==> flow/design.v <==
`timescale 1ns / 1ps
module ALUmod(
    input wire [15:0] A,
    input wire [15:0] B,
    input wire [3:0] opcode,
    output reg [15:0] S,
    input wire [3:0] opext,
    output reg [4:0] CLFZN
    );
always@(A,B,opcode,opext) 
	begin
	  casex({opcode, opext})
	    8'b0000_0101:  
		 begin
		   CLFZN = 0;
		   {CLFZN[4], S} = A + B;
			CLFZN[2] = (~A[15]&~B[15]&S[15]) | (A[15]&B[15]&~S[15]);
		 end
		 8'b0101_xxxx:  
		 begin
			CLFZN = 0;		 
		   {CLFZN[4], S} = A + B;
			CLFZN[2] = (~A[15]&~B[15]&S[15]) | (A[15]&B[15]&S[15]);
		 end
		 8'b0000_0110:  
		 begin
			CLFZN = 0;		 
		   {CLFZN[4], S} = A + B;			 
			CLFZN[2] = CLFZN[4];
		 end
		 8'b0110_xxxx:  
		 begin
			CLFZN = 0;
		   {CLFZN[4],S} = A + B;			 
			CLFZN[2] = CLFZN[4];	 
		 end
		8'b0000_1001:  
		begin
			CLFZN = 0;
			S = B - A;			
			if( A[15] != B[15] && B[15] == S[15]) CLFZN[2] = 1'b1;  
		end
		8'b1001_xxxx:  
		begin
			CLFZN = 0;
			S = B - A;			
			if( A[15] != B[15] && B[15] == S[15]) CLFZN[2] = 1'b1;  
		end 
		8'b0011_xxxx:  
		begin
			CLFZN = {1'b0,
				A > B,
				1'b0,
				A == B,
				$signed(A) > $signed(B)};
			S = 0;
		end 
		8'b1011_xxxx:  
		begin
			CLFZN = {1'b0,
						A > B,
						1'b0,
						A == B,
						$signed(A) > $signed(B)};
		   S = 0;
		end 		
		8'b0000_0001:  
		begin
		   CLFZN = 0;  
			S = A & B;
		end
		8'b0000_0010:  
		begin
			CLFZN = 0; 
			S = A | B;
		end
		8'b0000_0011:  
		begin
			CLFZN = 0;
			S = A ^ B;
		end
		8'b0000_0100:  
		begin
			CLFZN = 0;
			S = !A;
		end
		8'b0000_1100:  
		begin
			CLFZN = 0;
			S = A << 1;
		end
		8'b0000_1110:  
		begin
			CLFZN = 0;
			S = A >> 1;
		end
		8'b1110_xxxx:  
		begin
			CLFZN = 0;
			S = A >> 1;
		end
		8'b0000_0111:  
		begin
			CLFZN = 0;
			S = {A[14:0], A[0]};
		end
		8'b0000_1000:  
		begin
			CLFZN = 0;
			S = {A[15], A[15:1]};
		end
		8'b0000_1101:  
		begin
			CLFZN = 0;
			S = A;
		end
		8'b1000_xxxx:  
		begin
			CLFZN = 0;
			S = A;
		end
		8'b0111_xxxx:  
		begin
			CLFZN = 0;
			S = {A[15:8],B[7:0]};
		end
		default:
		begin
			CLFZN = 0;
			S = 0;
		end
	  endcase
	end
endmodule
`timescale 1ns / 1ps
module BusMux(
    input [1:0] Select,
    input [15:0] InputA,
    input [15:0] InputB,
    input [15:0] InputC,
	 input [15:0] InputD,
    output reg [15:0] Output
    );
	always @(*)
	begin
		case(Select)
			2'h0: Output = InputA;
			2'h1: Output = InputB;
			2'h2: Output = InputC;
			2'h3: Output = InputD;
		endcase
	end
endmodule
module Mux2(
    input [0:0] Select,
    input [15:0] InputA,
    input [15:0] InputB,
    output reg [15:0] Output
    );
	always @(*)
	begin
		case(Select)
			2'h0: Output = InputA;
			2'h1: Output = InputB;
		endcase
	end
endmodule
`timescale 1ns / 1ps
module program_counter(
    input Clock,
    input Reset,
    input increment,
	 input [7:0] In,
    input [15:0] ImmIn,
    input WriteEnable,
    output reg [15:0] PC
    );
always @(posedge Clock, negedge Reset)
begin
	if(~Reset)
		begin
		PC <= 16'H0000;
		end
	else if(WriteEnable == 1'b1)
		begin
		PC <= ImmIn;
		end
	else if(increment == 1'b1)
		begin
		PC <= PC + In;
		PC <= {PC[15],PC[15:0]} + {{9{In[7]}},In[7:0]};
		end
	else
		begin
		PC <= PC;
		end
end
endmodule
`timescale 1ns / 1ps
module Processor_Status_Register(
	 input clock,
	 input reset,
	 input enable,
    input [4:0] CZLFM_in,
    output reg[4:0] CZLFN_out 
    );
always@(posedge clock, negedge reset)
begin
	if (~reset)
		CZLFN_out <= 0;
	else	
	if (enable)
		CZLFN_out <= CZLFM_in;
end
endmodule
`timescale 1ns / 1ps
module Reg16(
    input Clock,
    input Reset,
    input Write,
    input [15:0] In,
    output reg [15:0] Out
    );
	always @(posedge Clock, negedge Reset)
	begin
		if (~Reset)
			Out <= 0;
		else if (Write)
			Out <= In;
	end
endmodule
`timescale 1ns / 1ps
module RegFile2(
    input Clock,
    input Reset,
    input WriteEnable,
    input [3:0] SelectInput,
    input [3:0] SelectA,
    input [3:0] SelectB,
    input [15:0] In,
    output [15:0] A,
    output [15:0] B
    ); 
	 reg [15:0] registers [15:0];
	 always @(posedge Clock, negedge Reset)
	 begin
		if (~Reset)
		begin
		registers[0] <= 16'h0000;
		registers[1] <= 16'h0000;
		registers[2] <= 16'h0000;
		registers[3] <= 16'h0000;
		registers[4] <= 16'h0000;
		registers[5] <= 16'h0000;
		registers[6] <= 16'h0000;
		registers[7] <= 16'h0000;
		registers[8] <= 16'h0000;
		registers[9] <= 16'h0000;
		registers[10] <= 16'h0000;
		registers[11] <= 16'h0000;
		registers[12] <= 16'h0000;
		registers[13] <= 16'h0000;
		registers[14] <= 16'h0000;
		registers[15] <= 16'h0000; 
		end
		else
		begin
			if (WriteEnable)
				registers[SelectInput] <= In;
		end
	end 
	assign A = registers[SelectA];
	assign B = registers[SelectB];
endmodule
`timescale 1ns / 1ps
module SystemClock(
    input Clock,
    input Reset,
    output reg [15:0] Time
    );
	reg [15:0] count;
	always @(posedge Clock, negedge Reset)
	begin
		if (~Reset)
			begin
				Time <= 0;
				count <= 0;
			end
		else
			begin
				if (count > 16'h61a8)
					begin
						Time <= Time + 16'h0001;
						count <= 16'h0000;
					end
				else
					count <= count + 16'h0001;
			end
	end
endmodule
`timescale 1ns / 1ps
module CPU_Controller(
    input Clock,
    input Reset,
    input [15:0] INS,
    input [4:0] PSR,
	 input [7:0] GamePad,
	 input [15:0] SerialDataIn,
	 input SerialValid,
	 input [15:0] Time,
    output reg [3:0] OpCode,
    output reg [3:0] OpExt,
    output reg RegWrite,
    output reg [3:0] RegIn,
    output reg [3:0] RegA,
    output reg [3:0] RegB,
    output reg [15:0] Immediate,
	 output reg [7:0] PCImmediate,
    output reg [1:0] SelALU,
    output reg SelMEM,
    output reg MemRW,
    output reg PCWrite,
    output reg PCIncrement,
    output reg PCReset,
    output reg IRReset,
    output reg IRWrite,
    output reg PSRReset,
	 output reg PSREnable,
	 output reg VGAS_R,
	 output reg VGAS_E,
	 output reg VGAR_R,
	 output reg VGAR_E,
	 output reg SerialWrite,
	 output reg SerialRead
    );
	 reg state;
	always@(posedge Clock, negedge Reset)
	begin
		if (~Reset)
		begin
			state <= 0;
		end
		else
		begin
			state <= ~state;
		end
	end
	always@(*)
	begin
		if (~Reset)
		begin
			OpCode = 0;
			OpExt = 0;
			RegWrite = 0;
			RegA = 0;
			RegB = 0; 
			RegIn = 0;
			Immediate = 0; 
			PCImmediate = 0;
			SelALU = 0;
			SelMEM = 0;
			MemRW = 0;
			PCWrite = 0; 
			PCIncrement = 0;
			PCReset = 0;
			IRReset = 0;
			IRWrite = 0;
			PSRReset = 0;
			PSREnable = 0;
		   VGAS_R = 0;
	      VGAS_E = 0;
	      VGAR_R = 0;
	      VGAR_E = 0;
	      SerialWrite = 0;
			SerialRead = 0;
		end
		else  
		begin
		if (~state)
		begin
			OpCode = 0;
			OpExt = 0;
			RegWrite = 0;
			RegA = 0;
			RegB = 0; 
			RegIn = 0;
			Immediate = 0; 
			PCImmediate = 0;
			SelALU = 0;
			SelMEM = 1;
			MemRW = 0;
			IRWrite = 1;
			PCWrite = 0;
			PCIncrement = 0;
			PCReset = 1;
			IRReset = 1;
			PSRReset = 1;
			PSREnable = 0;
			VGAS_R = 1;
	      VGAS_E = 0;
	      VGAR_R = 1;
	      VGAR_E = 0;
	      SerialWrite = 0;
			SerialRead = 0;
		end
		else
			begin
				PSREnable = 1;
			casex (INS[15:0])
				16'b0000_xxxx_xxxx_xxxx:
					begin
						OpCode = INS[15:12];
						OpExt = INS[11:8];
						RegWrite = 1'b1; 
						RegIn = INS[3:0];
						RegA = INS[7:4];
						RegB = INS[3:0];
						PCImmediate = 8'h01; 
						Immediate = 16'h0000; 
						SelALU = 2'b01; 
						SelMEM = 1'b0; 
						MemRW = 1'b0;
						IRWrite = 1'b0;
						PCWrite = 1'b0;
						PCIncrement = 1'b1; 
						PCReset = 1'b1;
						IRReset = 1'b1;
						PSRReset = 1'b1;
						VGAS_R = 1;
						VGAS_E = 0;
						VGAR_R = 1;
						VGAR_E = 0;
						SerialWrite = 0;
						SerialRead = 0;	
					end
				16'b0001_0000_xxxx_xxxx:
				begin
						OpCode = 4'h0;
						OpExt = 4'h0;
						RegWrite = 1'b0; 
						RegIn = 4'b0;
						RegA = 4'b0;
						RegB = 4'b0;
						if(PSR[1] == 1 || PSR[0] == 1)
							PCImmediate = 8'h01;
						else
							PCImmediate = 8'h02; 
						Immediate = 16'h0000; 
						SelALU = 2'b01; 
						SelMEM = 1'b0; 
						MemRW = 1'b0;
						IRWrite = 1'b0;
						PCWrite = 1'b0;
						PCIncrement = 1'b1; 
						PCReset = 1'b1;
						IRReset = 1'b1;
						PSRReset = 1'b1;
						VGAS_R = 1;
						VGAS_E = 0;
						VGAR_R = 1;
						VGAR_E = 0;
						SerialWrite = 0;
						SerialRead = 0;
				end
				16'b0001_0001_xxxx_xxxx:
				begin
						OpCode = 4'h0;
						OpExt = 4'h0;
						RegWrite = 1'b0; 
						RegIn = 4'b0;
						RegA = 4'b0;
						RegB = 4'b0;
						if(PSR[3] == 1 || PSR[1] == 1)
							PCImmediate = 8'h01;
						else
							PCImmediate = 8'h02; 
						Immediate = 16'h0000; 
						SelALU = 2'b01; 
						SelMEM = 1'b0; 
						MemRW = 1'b0;
						IRWrite = 1'b0;
						PCWrite = 1'b0;
						PCIncrement = 1'b1; 
						PCReset = 1'b1;
						IRReset = 1'b1;
						PSRReset = 1'b1;
						VGAS_R = 1;
						VGAS_E = 0;
						VGAR_R = 1;
						VGAR_E = 0;
						SerialWrite = 0;
						SerialRead = 0;	
				end
				16'b0001_0010_xxxx_xxxx:
				begin
						OpCode = 4'h0;
						OpExt = 4'h0;
						RegWrite = 1'b0; 
						RegIn = 4'b0;
						RegA = 4'b0;
						RegB = 4'b0;
						if(PSR[1] == 1)
							PCImmediate = 8'h01;
						else
							PCImmediate = 8'h02; 
						Immediate = 16'h0000; 
						SelALU = 2'b01; 
						SelMEM = 1'b0; 
						MemRW = 1'b0;
						IRWrite = 1'b0;
						PCWrite = 1'b0;
						PCIncrement = 1'b1; 
						PCReset = 1'b1;
						IRReset = 1'b1;
						PSRReset = 1'b1;
						VGAS_R = 1;
						VGAS_E = 0;
						VGAR_R = 1;
						VGAR_E = 0;
						SerialWrite = 0;
						SerialRead = 0;	
				end
				16'b0001_0011_xxxx_xxxx:
				begin
						OpCode = 4'h0;
						OpExt = 4'h0;
						RegWrite = 1'b0; 
						RegIn = 4'b0;
						RegA = 4'b0;
						RegB = 4'b0;
						if(PSR[1] == 0 && PSR[0] == 0)
							PCImmediate = 8'h01;
						else
							PCImmediate = 8'h02; 
						Immediate = 16'h0000; 
						SelALU = 2'b01; 
						SelMEM = 1'b0; 
						MemRW = 1'b0;
						IRWrite = 1'b0;
						PCWrite = 1'b0;
						PCIncrement = 1'b1; 
						PCReset = 1'b1;
						IRReset = 1'b1;
						PSRReset = 1'b1;
						VGAS_R = 1;
						VGAS_E = 0;
						VGAR_R = 1;
						VGAR_E = 0;
						SerialRead = 0;
						SerialWrite = 0;						
				end
				16'b0001_0100_xxxx_xxxx:
				begin
						OpCode = 4'h0;
						OpExt = 4'h0;
						RegWrite = 1'b0; 
						RegIn = 4'b0;
						RegA = 4'b0;
						RegB = 4'b0;
						if(PSR[3] == 0)
							PCImmediate = 8'h01;
						else
							PCImmediate = 8'h02; 
						Immediate = 16'h0000; 
						SelALU = 2'b01; 
						SelMEM = 1'b0; 
						MemRW = 1'b0;
						IRWrite = 1'b0;
						PCWrite = 1'b0;
						PCIncrement = 1'b1; 
						PCReset = 1'b1;
						IRReset = 1'b1;
						PSRReset = 1'b1;
						VGAS_R = 1;
						VGAS_E = 0;
						VGAR_R = 1;
						VGAR_E = 0;
						SerialRead = 0;
						SerialWrite = 0;						
				end				
				16'b0011_xxxx_xxxx_xxxx:
				begin 
						OpCode = INS[15:12];
						OpExt = INS[11:8];
						RegWrite = 1'b0;
						RegIn = 4'h0;
						RegA = INS[7:4];
						RegB = INS[3:0];
						PCImmediate = 8'h01;
						Immediate = 16'h0000; 
						SelALU = 2'b01; 
						SelMEM = 1'b0; 
						MemRW = 1'b0;
						IRWrite = 1'b0;
						PCWrite = 1'b0;
						PCIncrement = 1'b1; 
						PCReset = 1'b1;
						IRReset = 1'b1;
						PSRReset = 1'b1;
						VGAS_R = 1;
						VGAS_E = 0;
						VGAR_R = 1;
						VGAR_E = 0;
						SerialRead = 0;
						SerialWrite = 0;						
				end
				16'b0101_xxxx_xxxx_xxxx:
				begin
						OpCode = INS[15:12];
						OpExt = INS[11:8];
						RegWrite = 1'b1;
						RegIn = INS[3:0];
						RegA = 4'h0;
						RegB = INS[3:0];
						PCImmediate = 8'h01;
						Immediate = {{8{INS[11]}},INS[11:4]}; 
						SelALU = 2'b00; 
						SelMEM = 1'b0; 
						MemRW = 1'b0;
						IRWrite = 1'b0;
						PCWrite = 1'b0;
						PCIncrement = 1'b1; 
						PCReset = 1'b1;
						IRReset = 1'b1;
						PSRReset = 1'b1;
						VGAS_R = 1;
						VGAS_E = 0;
						VGAR_R = 1;
						VGAR_E = 0;
						SerialRead = 0;
						SerialWrite = 0;						
				end
				16'b0110_xxxx_xxxx_xxxx:
				begin
						OpCode = INS[15:12];
						OpExt = INS[11:8];
						RegWrite = 1'b1;
						RegIn = INS[3:0];
						RegA = 4'h0;
						RegB = INS[3:0];
						PCImmediate = 8'h01;
						Immediate = {{8{1'b0}},INS[11:4]}; 
						SelALU = 2'b00; 
						SelMEM = 1'b0; 
						MemRW = 1'b0;
						IRWrite = 1'b0;
						PCWrite = 1'b0;
						PCIncrement = 1'b1; 
						PCReset = 1'b1;
						IRReset = 1'b1;
						PSRReset = 1'b1;
						VGAS_R = 1;
						VGAS_E = 0;
						VGAR_R = 1;
						VGAR_E = 0;
						SerialRead = 0;
						SerialWrite = 0;						
				end
				16'b0111_xxxx_xxxx_xxxx:
				begin
						OpCode = INS[15:12];
						OpExt = INS[11:8];
						RegWrite = 1'b1;
						RegIn = INS[3:0];
						RegA = 4'h0;
						RegB = INS[3:0];
						PCImmediate = 8'h01;
						Immediate = {INS[11:4],{8{1'b0}}}; 
						SelALU = 2'b00; 
						SelMEM = 1'b0; 
						MemRW = 1'b0;
						IRWrite = 1'b0;
						PCWrite = 1'b0;
						PCIncrement = 1'b1; 
						PCReset = 1'b1;
						IRReset = 1'b1;
						PSRReset = 1'b1;
						VGAS_R = 1;
						VGAS_E = 0;
						VGAR_R = 1;
						VGAR_E = 0;
						SerialRead = 0;
						SerialWrite = 0;						
				end		
				16'b1000_xxxx_xxxx_xxxx:
				begin
						OpCode = INS[15:12];
						OpExt = INS[11:8];
						RegWrite = 1'b1;
						RegIn = INS[3:0];
						RegA = 4'h0;
						RegB = INS[3:0];
						PCImmediate = 8'h01;
						Immediate = {{8{1'b0}},INS[11:4]}; 
						SelALU = 2'b00; 
						SelMEM = 1'b0; 
						MemRW = 1'b0;
						IRWrite = 1'b0;
						PCWrite = 1'b0;
						PCIncrement = 1'b1; 
						PCReset = 1'b1;
						IRReset = 1'b1;
						PSRReset = 1'b1;
						VGAS_R = 1;
						VGAS_E = 0;
						VGAR_R = 1;
						VGAR_E = 0;
						SerialRead = 0;
						SerialWrite = 0;						
				end
				16'b1001_xxxx_xxxx_xxxx:
				begin
						OpCode = INS[15:12];
						OpExt = INS[11:8];
						RegWrite = 1'b1;
						RegIn = INS[3:0];
						RegA = 4'h0;
						RegB = INS[3:0];
						PCImmediate = 8'h01;
						Immediate = {{8{INS[11]}},INS[11:4]}; 
						SelALU = 2'b00; 
						SelMEM = 1'b0; 
						MemRW = 1'b0;
						IRWrite = 1'b0;
						PCWrite = 1'b0;
						PCIncrement = 1'b1; 
						PCReset = 1'b1;
						IRReset = 1'b1;
						PSRReset = 1'b1;
						VGAS_R = 1;
						VGAS_E = 0;
						VGAR_R = 1;
						VGAR_E = 0;
						SerialRead = 0;
						SerialWrite = 0;						
				end
				16'b1010_0000_xxxx_xxxx:
				begin
						OpCode = 4'h0;
						OpExt = 4'h0;
						RegWrite = 1'b0; 
						RegIn = 4'b0;
						RegA = 4'b0;
						RegB = 4'b0;
						if(PSR[1] == 1 || PSR[0] == 1)
							PCImmediate = INS[7:0];
						else
							PCImmediate = 8'h01; 
						Immediate = 16'h0000; 
						SelALU = 2'b01; 
						SelMEM = 1'b0; 
						MemRW = 1'b0;
						IRWrite = 1'b0;
						PCWrite = 1'b0;
						PCIncrement = 1'b1; 
						PCReset = 1'b1;
						IRReset = 1'b1;
						PSRReset = 1'b1;
						VGAS_R = 1;
						VGAS_E = 0;
						VGAR_R = 1;
						VGAR_E = 0;
						SerialRead = 0;
						SerialWrite = 0;						
				end
				16'b1010_0001_xxxx_xxxx:
				begin
						OpCode = 4'h0;
						OpExt = 4'h0;
						RegWrite = 1'b0; 
						RegIn = 4'b0;
						RegA = 4'b0;
						RegB = 4'b0;
						if(PSR[3] == 1 || PSR[1] == 1)
							PCImmediate = INS[7:0];
						else
							PCImmediate = 8'h01; 
						Immediate = 16'h0000; 
						SelALU = 2'b01; 
						SelMEM = 1'b0; 
						MemRW = 1'b0;
						IRWrite = 1'b0;
						PCWrite = 1'b0;
						PCIncrement = 1'b1; 
						PCReset = 1'b1;
						IRReset = 1'b1;
						PSRReset = 1'b1;
						VGAS_R = 1;
						VGAS_E = 0;
						VGAR_R = 1;
						VGAR_E = 0;
						SerialRead = 0;
						SerialWrite = 0;						
				end
				16'b1010_0010_xxxx_xxxx:
				begin
						OpCode = 4'h0;
						OpExt = 4'h0;
						RegWrite = 1'b0; 
						RegIn = 4'b0;
						RegA = 4'b0;
						RegB = 4'b0;
						if(PSR[1] == 1)
							PCImmediate = INS[7:0];
						else
							PCImmediate = 8'h01; 
						Immediate = 16'h0000; 
						SelALU = 2'b01; 
						SelMEM = 1'b0; 
						MemRW = 1'b0;
						IRWrite = 1'b0;
						PCWrite = 1'b0;
						PCIncrement = 1'b1; 
						PCReset = 1'b1;
						IRReset = 1'b1;
						PSRReset = 1'b1;
						VGAS_R = 1;
						VGAS_E = 0;
						VGAR_R = 1;
						VGAR_E = 0;
						SerialRead = 0;
						SerialWrite = 0;						
				end
				16'b1010_0011_xxxx_xxxx:
				begin
						OpCode = 4'h0;
						OpExt = 4'h0;
						RegWrite = 1'b0; 
						RegIn = 4'b0;
						RegA = 4'b0;
						RegB = 4'b0;
						if(PSR[1] == 0 && PSR[0] == 0)
							PCImmediate = INS[7:0];
						else
							PCImmediate = 8'h01; 
						Immediate = 16'h0000; 
						SelALU = 2'b01; 
						SelMEM = 1'b0; 
						MemRW = 1'b0;
						IRWrite = 1'b0;
						PCWrite = 1'b0;
						PCIncrement = 1'b1; 
						PCReset = 1'b1;
						IRReset = 1'b1;
						PSRReset = 1'b1;
						VGAS_R = 1;
						VGAS_E = 0;
						VGAR_R = 1;
						VGAR_E = 0;
						SerialRead = 0;
						SerialWrite = 0;						
				end
				16'b1010_0100_xxxx_xxxx:
				begin
						OpCode = 4'h0;
						OpExt = 4'h0;
						RegWrite = 1'b0; 
						RegIn = 4'b0;
						RegA = 4'b0;
						RegB = 4'b0;
						if(PSR[3] == 0)
							PCImmediate = INS[7:0];
						else
							PCImmediate = 8'h01; 
						Immediate = 16'h0000; 
						SelALU = 2'b01; 
						SelMEM = 1'b0; 
						MemRW = 1'b0;
						IRWrite = 1'b0;
						PCWrite = 1'b0;
						PCIncrement = 1'b1; 
						PCReset = 1'b1;
						IRReset = 1'b1;
						PSRReset = 1'b1;
						VGAS_R = 1;
						VGAS_E = 0;
						VGAR_R = 1;
						VGAR_E = 0;
						SerialRead = 0;
						SerialWrite = 0;						
				end
				16'b1010_0101_xxxx_xxxx:
				begin
						OpCode = 4'h0;
						OpExt = 4'h0;
						RegWrite = 1'b0; 
						RegIn = 4'b0;
						RegA = 4'b0;
						RegB = 4'b0;
						PCImmediate = INS[7:0]; 
						Immediate = 16'h0000; 
						SelALU = 2'b01; 
						SelMEM = 1'b0; 
						MemRW = 1'b0;
						IRWrite = 1'b0;
						PCWrite = 1'b0;
						PCIncrement = 1'b1; 
						PCReset = 1'b1;
						IRReset = 1'b1;
						PSRReset = 1'b1;
						VGAS_R = 1;
						VGAS_E = 0;
						VGAR_R = 1;
						VGAR_E = 0;
						SerialRead = 0;
						SerialWrite = 0;						
				end				
				16'b1100_0000_xxxx_xxxx:
				begin
						OpCode = 4'b0000;
						OpExt = 4'b1101;
						RegWrite = 1'b0; 
						RegIn = 4'b0;
						RegA = INS[7:4];
						RegB = 4'b0;
						PCImmediate = 8'h00;
						Immediate = 16'h0000; 
						SelALU = 2'b01; 
						SelMEM = 1'b0; 
						MemRW = 1'b0;
						IRWrite = 1'b0;
						PCWrite = 1'b1;
						PCIncrement = 1'b0; 
						PCReset = 1'b1;
						IRReset = 1'b1;
						PSRReset = 1'b1;
						VGAS_R = 1;
						VGAS_E = 0;
						VGAR_R = 1;
						VGAR_E = 0;
						SerialRead = 0;
						SerialWrite = 0;						
				end
				16'b1100_0001_xxxx_xxxx:
				begin
						OpCode = 4'b0000;
						OpExt = 4'b1101;
						RegWrite = 1'b1; 
						RegIn = INS[3:0];
						RegA = 4'b0;
						RegB = 4'b0;
						PCImmediate = 8'h01;
						Immediate = 16'h0000; 
						SelALU = 2'b11; 
						SelMEM = 1'b0; 
						MemRW = 1'b0;
						IRWrite = 1'b0;
						PCWrite = 1'b0;
						PCIncrement = 1'b1; 
						PCReset = 1'b1;
						IRReset = 1'b1;
						PSRReset = 1'b1;
						VGAS_R = 1;
						VGAS_E = 0;
						VGAR_R = 1;
						VGAR_E = 0;
						SerialRead = 0;
						SerialWrite = 0;						
				end
				16'b1011_xxxx_xxxx_xxxx:
				begin 
						OpCode = INS[15:12];
						OpExt = INS[11:8];
						RegWrite = 1'b0;
						RegIn = 4'h0;
						RegA = INS[7:4];
						RegB = INS[3:0];
						PCImmediate = 8'h01;
						Immediate = {{8{INS[11]}},INS[11:4]}; 
						SelALU = 2'b00; 
						SelMEM = 1'b0; 
						MemRW = 1'b0;
						IRWrite = 1'b0;
						PCWrite = 1'b0;
						PCIncrement = 1'b1; 
						PCReset = 1'b1;
						IRReset = 1'b1;
						PSRReset = 1'b1;
						VGAS_R = 1;
						VGAS_E = 0;
						VGAR_R = 1;
						VGAR_E = 0;
						SerialRead = 0;
						SerialWrite = 0;						
				end
				16'b0100_0000_XXXX_XXXX:
				begin
						OpCode = 4'b0000;
						OpExt = 4'b1101;
						RegWrite = 1'b1;
						RegIn = INS[3:0];
						RegA = 4'h0;
						RegB = INS[7:4];
						PCImmediate = 8'h01;
						Immediate = 16'h0000; 
						SelALU = 2'b10; 
						SelMEM = 1'b0; 
						MemRW = 1'b0;
						IRWrite = 1'b0;
						PCWrite = 1'b0;
						PCIncrement = 1'b1; 
						PCReset = 1'b1;
						IRReset = 1'b1;
						PSRReset = 1'b1;
						VGAS_R = 1;
						VGAS_E = 0;
						VGAR_R = 1;
						VGAR_E = 0;
						SerialRead = 0;
						SerialWrite = 0;						
				end
				16'b0100_0001_XXXX_XXXX:
				begin
						OpCode = 4'b0000;
						OpExt = 4'b1101;
						RegWrite = 1'b0;
						RegIn = 4'h0;
						RegA = INS[3:0];
						RegB = INS[7:4];
						PCImmediate = 8'h01;
						Immediate = 16'h0000; 
						SelALU = 2'b01; 
						SelMEM = 1'b0; 
						MemRW = 1'b1;
						IRWrite = 1'b1;
						PCWrite = 1'b0;
						PCIncrement = 1'b1; 
						PCReset = 1'b1;
						IRReset = 1'b1;
						PSRReset = 1'b1;
						VGAS_R = 1;
						VGAS_E = 0;
						VGAR_R = 1;
						VGAR_E = 0;
						SerialRead = 0;
						SerialWrite = 0;						
				end
				16'b1101_0000_xxxx_xxxx:
				begin
						OpCode = 4'b0000;
						OpExt = 4'b1101;
						RegWrite = 1'b0;
						RegIn = 4'h0;
						RegA = INS[7:4];
						RegB = 4'h0;
						PCImmediate = 8'h01;
						Immediate = 16'h0000; 
						SelALU = 2'b01; 
						SelMEM = 1'b0; 
						MemRW = 1'b0;
						IRWrite = 1'b0;
						PCWrite = 1'b0;
						PCIncrement = 1'b1; 
						PCReset = 1'b1;
						IRReset = 1'b1;
						PSRReset = 1'b1;
						VGAS_R = 1;
						VGAS_E = 1;
						VGAR_R = 1;
						VGAR_E = 0;
						SerialRead = 0;
						SerialWrite = 0;						
				end	
				16'b1101_0001_xxxx_xxxx:
				begin
						OpCode = 4'b0000;
						OpExt = 4'b1101;
						RegWrite = 1'b0;
						RegIn = 4'h0;
						RegA = INS[7:4];
						RegB = 4'h0;
						PCImmediate = 8'h01;
						Immediate = 16'h0000; 
						SelALU = 2'b01; 
						SelMEM = 1'b0; 
						MemRW = 1'b0;
						IRWrite = 1'b0;
						PCWrite = 1'b0;
						PCIncrement = 1'b1; 
						PCReset = 1'b1;
						IRReset = 1'b1;
						PSRReset = 1'b1;
						VGAS_R = 1;
						VGAS_E = 0;
						VGAR_R = 1;
						VGAR_E = 1;
						SerialRead = 0;
						SerialWrite = 0;						
				end	
				16'b1101_0010_xxxx_xxxx:
				begin
						OpCode = 4'b0000;
						OpExt = 4'b1101;
						RegWrite = SerialValid; 
						RegIn = INS[3:0];
						RegA = 4'b0;
						RegB = 4'b0;
						if(~SerialValid)
							PCImmediate = 8'h01;
						else
							PCImmediate = 8'h02; 
						Immediate = SerialDataIn; 
						SelALU = 2'b00; 
						SelMEM = 1'b0; 
						MemRW = 1'b0;
						IRWrite = 1'b0;
						PCWrite = 1'b0;
						PCIncrement = 1'b1; 
						PCReset = 1'b1;
						IRReset = 1'b1;
						PSRReset = 1'b1;
						VGAS_R = 1;
						VGAS_E = 0;
						VGAR_R = 1;
						VGAR_E = 0;
						SerialRead = 1;
						SerialWrite = 0;						
				end
				16'b1101_0011_xxxx_xxxx:
				begin
						OpCode = 4'b0000;
						OpExt = 4'b1101;
						RegWrite = 1'b0; 
						RegIn = 4'b0;
						RegA = INS[7:4];
						RegB = 4'b0;
						PCImmediate = 8'h01; 
						Immediate = 16'h0000; 
						SelALU = 2'b01; 
						SelMEM = 1'b0; 
						MemRW = 1'b0;
						IRWrite = 1'b0;
						PCWrite = 1'b0;
						PCIncrement = 1'b1; 
						PCReset = 1'b1;
						IRReset = 1'b1;
						PSRReset = 1'b1;
						VGAS_R = 1;
						VGAS_E = 0;
						VGAR_R = 1;
						VGAR_E = 0;
						SerialRead = 0;
						SerialWrite = 1;						
				end				
				16'b1101_0100_xxxx_xxxx:
				begin
						OpCode = 4'b0000;
						OpExt = 4'b1101;
						RegWrite = 1'b1;
						RegIn = INS[3:0];
						RegA = 4'h0;
						RegB = 4'h0;
						PCImmediate = 8'h01;
						Immediate = {8'h00,GamePad[7:0]}; 
						SelALU = 2'b00; 
						SelMEM = 1'b0; 
						MemRW = 1'b0;
						IRWrite = 1'b0;
						PCWrite = 1'b0;
						PCIncrement = 1'b1; 
						PCReset = 1'b1;
						IRReset = 1'b1;
						PSRReset = 1'b1;
						VGAS_R = 1;
						VGAS_E = 0;
						VGAR_R = 1;
						VGAR_E = 0;
						SerialRead = 0;
						SerialWrite = 0;						
				end
				16'b1101_0101_xxxx_xxxx:
				begin
						OpCode = 4'b0000;
						OpExt = 4'b1101;
						RegWrite = 1'b1;
						RegIn = INS[3:0];
						RegA = 4'h0;
						RegB = 4'h0;
						PCImmediate = 8'h01;
						Immediate = Time; 
						SelALU = 2'b00; 
						SelMEM = 1'b0; 
						MemRW = 1'b0;
						IRWrite = 1'b0;
						PCWrite = 1'b0;
						PCIncrement = 1'b1; 
						PCReset = 1'b1;
						IRReset = 1'b1;
						PSRReset = 1'b1;
						VGAS_R = 1;
						VGAS_E = 0;
						VGAR_R = 1;
						VGAR_E = 0;
						SerialRead = 0;
						SerialWrite = 0;						
				end								
				16'bXXXX_XXXX_XXXX_XXXX:
				begin
						OpCode = 0;
						OpExt = 0;
						RegWrite = 1'b0;
						RegIn = 0;
						RegA = 0;
						RegB = 0;
						PCImmediate = 8'h01;
						Immediate = {{8{1'b1}},INS[11:4]}; 
						SelALU = 2'b00; 
						SelMEM = 2'b00; 
						MemRW = 1'b0;
						IRWrite = 1'b0;
						PCWrite = 1'b0;
						PCIncrement = 1'b1; 
						PCReset = 1'b1;
						IRReset = 1'b1;
						PSRReset = 1'b1;
						VGAS_R = 1;
						VGAS_E = 0;
						VGAR_R = 1;
						VGAR_E = 0;
						SerialRead = 0;
						SerialWrite = 0;						
				end
			endcase
			end
		end
	end
endmodule
`timescale 1ns / 1ps
module CPU(
    input Clock,
    input Reset,
    input [15:0] Mem_Data,
	 input SerialValid,
	 input [15:0] SerialDataIn,
	 input [7:0] GamePad,
    output [15:0] Mem_Addr,
    output Mem_Write,
    output [15:0] Data_Out,
	 output [15:0] VGA_Start,
	 output [15:0] VGA_Row,
	 output SerialSend,
	 output SerialRead,
	 output [15:0] SerialDataOut
    );
	 wire [15:0] INS_TO_CPU;
	 wire [4:0] PSR_TO_CPU;
	 wire [3:0] OpCode;
	 wire [3:0] OpExt;
	 wire [3:0] RegIn;
	 wire [3:0] RegA;
	 wire [3:0] RegB;
	 wire [15:0] Immediate;
	 wire [7:0] PCImmediate;
	 wire [1:0] SelALU;
	 wire [15:0] A_to_Mux;
	 wire [15:0] A_to_ALU;
	 wire [15:0] B;
	 wire [15:0] S;
	 wire [15:0] PC_OUT;
	 wire [4:0] ALU_TO_PSR;
	 wire [15:0] Time;
	 CPU_Controller CPU_Control(Clock, Reset, INS_TO_CPU, PSR_TO_CPU, 
											GamePad, SerialDataIn, SerialValid, Time,
											OpCode, OpExt, RegWrite, RegIn, RegA, RegB, 
											Immediate, PCImmediate, SelALU, SelMEM, 
											Mem_Write, PCWrite, PCIncrement, 
											PCReset, IRReset, IRWrite, PSRReset, PSREnable,
											VGAS_R, VGAS_E, VGAR_R, VGAR_E,
											SerialSend, SerialRead);
	 RegFile2 rf(Clock, Reset, RegWrite, RegIn, RegA, RegB, S, A_to_Mux, B);
	 ALUmod brain(A_to_ALU, B, OpCode, S, OpExt, ALU_TO_PSR);
	 BusMux alu_mux(SelALU, Immediate, A_to_Mux, Mem_Data, PC_OUT, A_to_ALU);
	 Mux2 mem_mux(SelMEM, B, PC_OUT, Mem_Addr);
	 program_counter pc(Clock, PCReset, PCIncrement, PCImmediate, S, PCWrite, PC_OUT);
	 Processor_Status_Register psr( Clock, PSRReset, PSREnable, ALU_TO_PSR, PSR_TO_CPU);
	 Reg16 InstructionRegister( Clock, IRReset,IRWrite, Mem_Data, INS_TO_CPU);
	 Reg16 VGASRegister( Clock, VGAS_R, VGAS_E, S, VGA_Start);
	 Reg16 VGARRegister( Clock, VGAR_R, VGAR_E, S, VGA_Row);
	 SystemClock timer(Clock, Reset, Time);
	 assign Data_Out = S;
	 assign SerialDataOut = S;
endmodule
# Step by step through the tools: CPU
# Each step is given for the RTL above and for the edited RTL.
# "before" refers to lines of the RTL above, "after" to lines of the edited file.
# "delta" is "after" less "before", of the values as shown; "change_rel_pct" is that difference over "before", in percent.
# Operators: Yosys type, input widths -> output width; for muxes data width and select width s.
# Cell names lack the library's common part.
# A cell with - has no value.
# design
design	CPU
clk_port	Clock
library	sky130hd
pvt_corner	tt_025C_1v80

# The edit
# Unified diff, file above to edited file.
# This change comes from a script, not from a designer; no optimisation was intended.
# begin of diff
@@ -279,5 +279,5 @@
     output reg [15:0] Time
     );
-	reg [15:0] count;
+	reg [16:0] count;
 	always @(posedge Clock, negedge Reset)
 	begin
# end of diff

# Word-level counts
# Source: Yosys, flattened and elaborated. Widths are those after wreduce. Registers that Yosys merges into a memory's read port (data or address) are not register bits. Print and check cells do not count.
# word_totals
element	before	after	delta	change_rel_pct
reg_bits	357	358	1	0.28
input_bits	43	43	0	0.00
out_inout_bits	83	83	0	0.00
elab_cells	269	269	0	0.00
# classes
element	before	after	delta	change_rel_pct
addsub	5	5	0	0.00
cmp	3	3	0	0.00
n_eq	99	99	0	0.00
mux	78	78	0	0.00
bitwise	17	17	0	0.00
reduce_logical	43	43	0	0.00
# ops
cell	before	after	delta	change_rel_pct
$mux 16	5	4	-1	-20.00
$add 16x1->16 const B	2	1	-1	-50.00
$gt 16x15->1 const B	1	0	-1	-100.00
$add 17x1->17 const B	0	1	1	-
$gt 17x15->1 const B	0	1	1	-
$mux 17	0	1	1	-
# Operator kinds equal on both sides are left out: 56.

# Longest topological paths
# Depth = most cells in a row (Yosys ltp): at word level without a register or memory, in the mapped netlist without a sequential cell, where the memories' decode and read muxes count.
# depth
element	before	after	delta	change_rel_pct
depth_word	13	13	0	0.00
ABC_AREA	0	0	-	-
depth_mapped	30	29	-1	-3.33
depth_no_buf	25	22	-3	-12.00

# Synthesis result
# Source: synth_stat.txt of the flow (Yosys; design flattened, memories mapped). It holds for the ABC_AREA given above (unset counts as 0); a run with the other value may have another netlist.
# types
cell_type	before	after	delta	change_rel_pct
nand2_1	205	318	113	55.12
a21oi_1	213	127	-86	-40.38
nor2_1	260	189	-71	-27.31
o21ai_0	169	236	67	39.64
clkbuf_1	163	146	-17	-10.43
a221oi_1	39	25	-14	-35.90
and2_1	14	28	14	100.00
nand3_1	68	81	13	19.12
and4_1	15	3	-12	-80.00
o211ai_1	13	25	12	92.31
a211oi_1	18	29	11	61.11
a222oi_1	47	37	-10	-21.28
mux2_1	0	9	9	-
inv_1	88	80	-8	-9.09
a22o_1	28	20	-8	-28.57
or2_2	14	6	-8	-57.14
mux2_2	128	135	7	5.47
xor2_1	20	13	-7	-35.00
# Cell types equal on both sides are left out: 12.
# The list need not be complete.
# synth_totals
element	before	after	delta	change_rel_pct
mapped_cells	2645	2669	24	0.91
synth_area_um2	23497.5	23712.7	215.2	0.92
sequential_area_um2	8908.5	8933.6	25.1	0.28
ffs	356	357	1	0.28
n_buf	227	222	-5	-2.20
# The figures by module come from a second, unflattened synthesis with its own total; it is not the netlist above.
# unflattened
element	before	after	delta	change_rel_pct
hier_cells	2391	2394	3	0.13
area_unflattened_um2	24896.4	24887.6	-8.8	-0.04
# Rows give one instance, submodules left out.
# by_module_before
module	instances	n_cells	mod_area_um2	mod_seq_area_um2
RegFile2	1	1170	13839.5	6406.1
ALUmod	1	505	3569.7	0.0
Reg16	3	34	649.4	400.4
CPU_Controller	1	236	1540.2	25.0
SystemClock	1	139	1526.5	800.8
program_counter	1	175	1497.7	400.4
BusMux	1	20	424.2	0.0
Mux2	1	18	249.0	0.0
Processor_Status_Register	1	10	181.4	125.1
CPU	1	16	120.1	0.0
# by_module_after
module	instances	n_cells	mod_area_um2	mod_seq_area_um2
RegFile2	1	1170	13839.5	6406.1
ALUmod	1	505	3569.7	0.0
Reg16	3	34	649.4	400.4
CPU_Controller	1	236	1540.2	25.0
SystemClock	1	142	1517.7	825.8
program_counter	1	175	1497.7	400.4
BusMux	1	20	424.2	0.0
Mux2	1	18	249.0	0.0
Processor_Status_Register	1	10	181.4	125.1
CPU	1	16	120.1	0.0

# Worst setup path after synthesis
# Path of least setup slack by OpenSTA after synthesis, without wires, with an ideal clock, recovery checks aside; 20% of the period is set as input and as output delay. Where synthesis merged equal registers, the netlist keeps one of their names.
# synth_timing
element	before	after	delta	change_rel_pct
path_type	input to output	input to output	-	-
startpoint	in Reset	in Reset	-	-
endpoint	out SerialDataOut[14]	out SerialDataOut[15]	-	-
tclk_ns	13.0	13.0	0.0	0.00
input_delay_ns	2.600	2.600	0.000	0.00
out_delay_ns	2.600	2.600	0.000	0.00
t_first_pin_ns	2.600	2.600	0.000	0.00
arrival_ns	8.193	8.090	-0.103	-1.26
required_ns	10.400	10.400	0.000	0.00
path_slack_ns	2.207	2.310	0.103	-
delay_ns	5.593	5.490	-0.103	-1.84
path_stages	28	23	-5	-17.86
n_path_buf	7	5	-2	-28.57
synth_period_reached_ns	10.793	10.69	-0.103	-0.95
# "delay_ns" is the arrival time less input delay plus setup time.
# At an output port there is no setup time.
# "path_stages" counts driving pins, that of a launching flip-flop among them; a cell with two outputs on the path counts twice.
# "synth_period_reached_ns" = period - worst setup slack (recovery checks aside). The figure is calculated, with input and output delays left at 20% of the set period.
# The rows between start and end are the longest chain of elaborated cells between them; the timing report does not say that the signal goes this way. Where chains are equally long, one stands for them.
# Each line given opens the expression or statement behind the cell; cells for indexed reads and writes are added by Yosys, which also makes memories of some case tables.
# synth_via_before
path_cell_list	clkbuf_1 and2_1 buf_2 nand2_1 a311o_1 a21oi_1 buf_2 buf_1 a22oi_1 o22a_1 a31o_2 inv_1 ha_1 inv_1 fa_1 nor2b_1 o21ai_0 a21oi_1 o211ai_1 a2111oi_0 o31ai_1 o31ai_1 o221a_2 o2111a_1 clkbuf_1 clkbuf_1 inv_1 buf_4
elab_chain_cells	6
cone_cells	73
classes_between	add/sub (2); eq/ne (51); mux (10); logic (3); reduce/logical (7)
# synth_rtl_before
element	line_no	text
from (decl)	1231	input Reset,
$mux 4	350	if (~Reset)
$eq 4x4->1	272	assign A = registers[SelectA];
$pmux 16 s16	272
$pmux 16 s4	146	case(Select)
$sub 16x16->16	40	S = B - A;
$pmux 16 s12	12	casex({opcode, opext})
to (decl)	1243	output [15:0] SerialDataOut
# Some nets on the timed path still bear RTL names; the line given drives or declares the net.
# synth_nets_before
net	line_no
Data_Out[14]	12
# synth_via_after
path_cell_list	buf_2 nand2_1 clkbuf_1 a21oi_1 nor4_1 clkbuf_1 a22oi_1 and3_1 a31oi_1 inv_1 ha_1 nand2b_1 a21oi_1 o21a_1 o21ai_0 a2111oi_0 nor3_1 o31ai_1 a31oi_1 o221a_2 o21ai_0 clkbuf_1 buf_4
elab_chain_cells	6
cone_cells	73
classes_between	add/sub (2); eq/ne (51); mux (10); logic (3); reduce/logical (7)
# synth_rtl_after
element	line_no	text
from (decl)	1231	input Reset,
$mux 4	350	if (~Reset)
$eq 4x4->1	272	assign A = registers[SelectA];
$pmux 16 s16	272
$pmux 16 s4	146	case(Select)
$sub 16x16->16	40	S = B - A;
$pmux 16 s12	12	casex({opcode, opext})
to (decl)	1243	output [15:0] SerialDataOut
# synth_nets_after
net	line_no
Data_Out[15]	12

# Path in the finished layout
# Path of least setup slack in the final report of the runs of set A (OpenROAD, finished layout, wires in). Where an end is a register, its clock arrival counts in the times.
# layout_timing
element	before	after	delta	change_rel_pct
path_type	input to output	input to output	-	-
startpoint	in Reset	in Reset	-	-
endpoint	out Data_Out[14]	out Data_Out[14]	-	-
tclk_ns	13.0	13.0	0.0	0.00
input_delay_ns	2.60	2.60	0.00	0.00
out_delay_ns	2.60	2.60	0.00	0.00
t_first_pin_ns	2.60	2.60	0.00	0.00
arrival_ns	10.03	9.77	-0.26	-2.59
required_ns	10.40	10.40	0.00	0.00
path_slack_ns	0.37	0.63	0.26	-
path_stages	22	24	2	9.09
n_path_buf	4	4	0	0.00
# The rows between start and end are the longest chain of elaborated cells between them; the timing report does not say that the signal goes this way. Where chains are equally long, one stands for them.
# layout_via_before
path_cell_list	buf_8 nand2_2 nor4_1 o21ai_1 and2_1 buf_4 a221oi_1 a21oi_1 a2111o_1 o21a_1 ha_1 o21ai_0 a21oi_1 o211ai_1 a2111oi_0 buf_4 o31ai_1 o31ai_1 o221a_2 o2111a_1 inv_1 clkdlybuf4s50_1
elab_chain_cells	6
cone_cells	73
classes_between	add/sub (2); eq/ne (51); mux (10); logic (3); reduce/logical (7)
# layout_rtl_before
element	line_no	text
from (decl)	1231	input Reset,
$mux 4	350	if (~Reset)
$eq 4x4->1	272	assign A = registers[SelectA];
$pmux 16 s16	272
$pmux 16 s4	146	case(Select)
$sub 16x16->16	40	S = B - A;
$pmux 16 s12	12	casex({opcode, opext})
to (decl)	1238	output [15:0] Data_Out,
# layout_via_after
path_cell_list	buf_8 and2_1 nand3_1 o211ai_1 buf_4 and2_1 a222oi_1 o22a_1 a41oi_1 ha_1 inv_1 fa_1 nor2b_1 o21ai_0 a21boi_0 o211ai_1 a2111oi_1 o31ai_1 o31ai_1 o221ai_1 a221oi_4 buf_4 inv_1 clkdlybuf4s50_1
elab_chain_cells	6
cone_cells	73
classes_between	add/sub (2); eq/ne (51); mux (10); logic (3); reduce/logical (7)
# layout_rtl_after
element	line_no	text
from (decl)	1231	input Reset,
$mux 4	350	if (~Reset)
$eq 4x4->1	272	assign A = registers[SelectA];
$pmux 16 s16	272
$pmux 16 s4	146	case(Select)
$sub 16x16->16	40	S = B - A;
$pmux 16 s12	12	casex({opcode, opext})
to (decl)	1238	output [15:0] Data_Out,

# Layout results
# Both versions went through the flow (Yosys, OpenROAD) with the same settings in each pair. Constraints: input delay and output delay 20% of the set period each, output load 0.01 pF.
# flow_settings_set_A
CORE_UTILIZATION	40
PLACE_DENSITY	0.6
period_ns	13.0
CAP_MARGIN	20
CORE_MARGIN	2
SLEW_MARGIN	20
# measured_set_A
element	before	after	delta	change_rel_pct
synthArea_um2	23497.5	23712.7	215.2	0.92
total_die_area_um2	60698.2	61246.4	548.2	0.90
finish.utilization_frac	0.474	0.466	-0.008	-
fin_ws_ns	0.370	0.630	0.260	-
setupTns_ns	0.000	0.000	0.000	-
worst_hold_slack_ns	0.487	0.480	-0.007	-
power.total_mw	4.754	4.471	-0.283	-5.95
achieved_period_ns	12.630	12.370	-0.260	-2.06
# flow_settings_set_B
ABC_AREA	0
CELL_PAD_IN_SITES_GLOBAL_PLACEMENT	3
CORE_MARGIN	9
CORE_UTILIZATION	43
MAX_ROUTING_LAYER	met4
MIN_ROUTING_LAYER	met1
PLACE_DENSITY	0.8
TNS_END_PERCENT	35
period_ns	9.22
CAP_MARGIN	20
SLEW_MARGIN	20
# measured_set_B
element	before	after	delta	change_rel_pct
synthArea_um2	23497.5	23712.7	215.2	0.92
total_die_area_um2	63385.6	63923.0	537.4	0.85
finish.utilization_frac	0.537	0.549	0.012	-
fin_ws_ns	0.073	0.183	0.110	-
setupTns_ns	0.000	0.000	0.000	-
worst_hold_slack_ns	0.482	0.478	-0.004	-
power.total_mw	7.055	6.870	-0.185	-2.62
achieved_period_ns	9.147	9.037	-0.110	-1.20
# By "achieved_period_ns" is meant the clock period of the run minus its worst setup slack. This is arithmetic on one report: input and output delays are still those of the set period (20% each).
# "power.total_mw" is the tool's figure for a default switching activity; nothing was simulated.
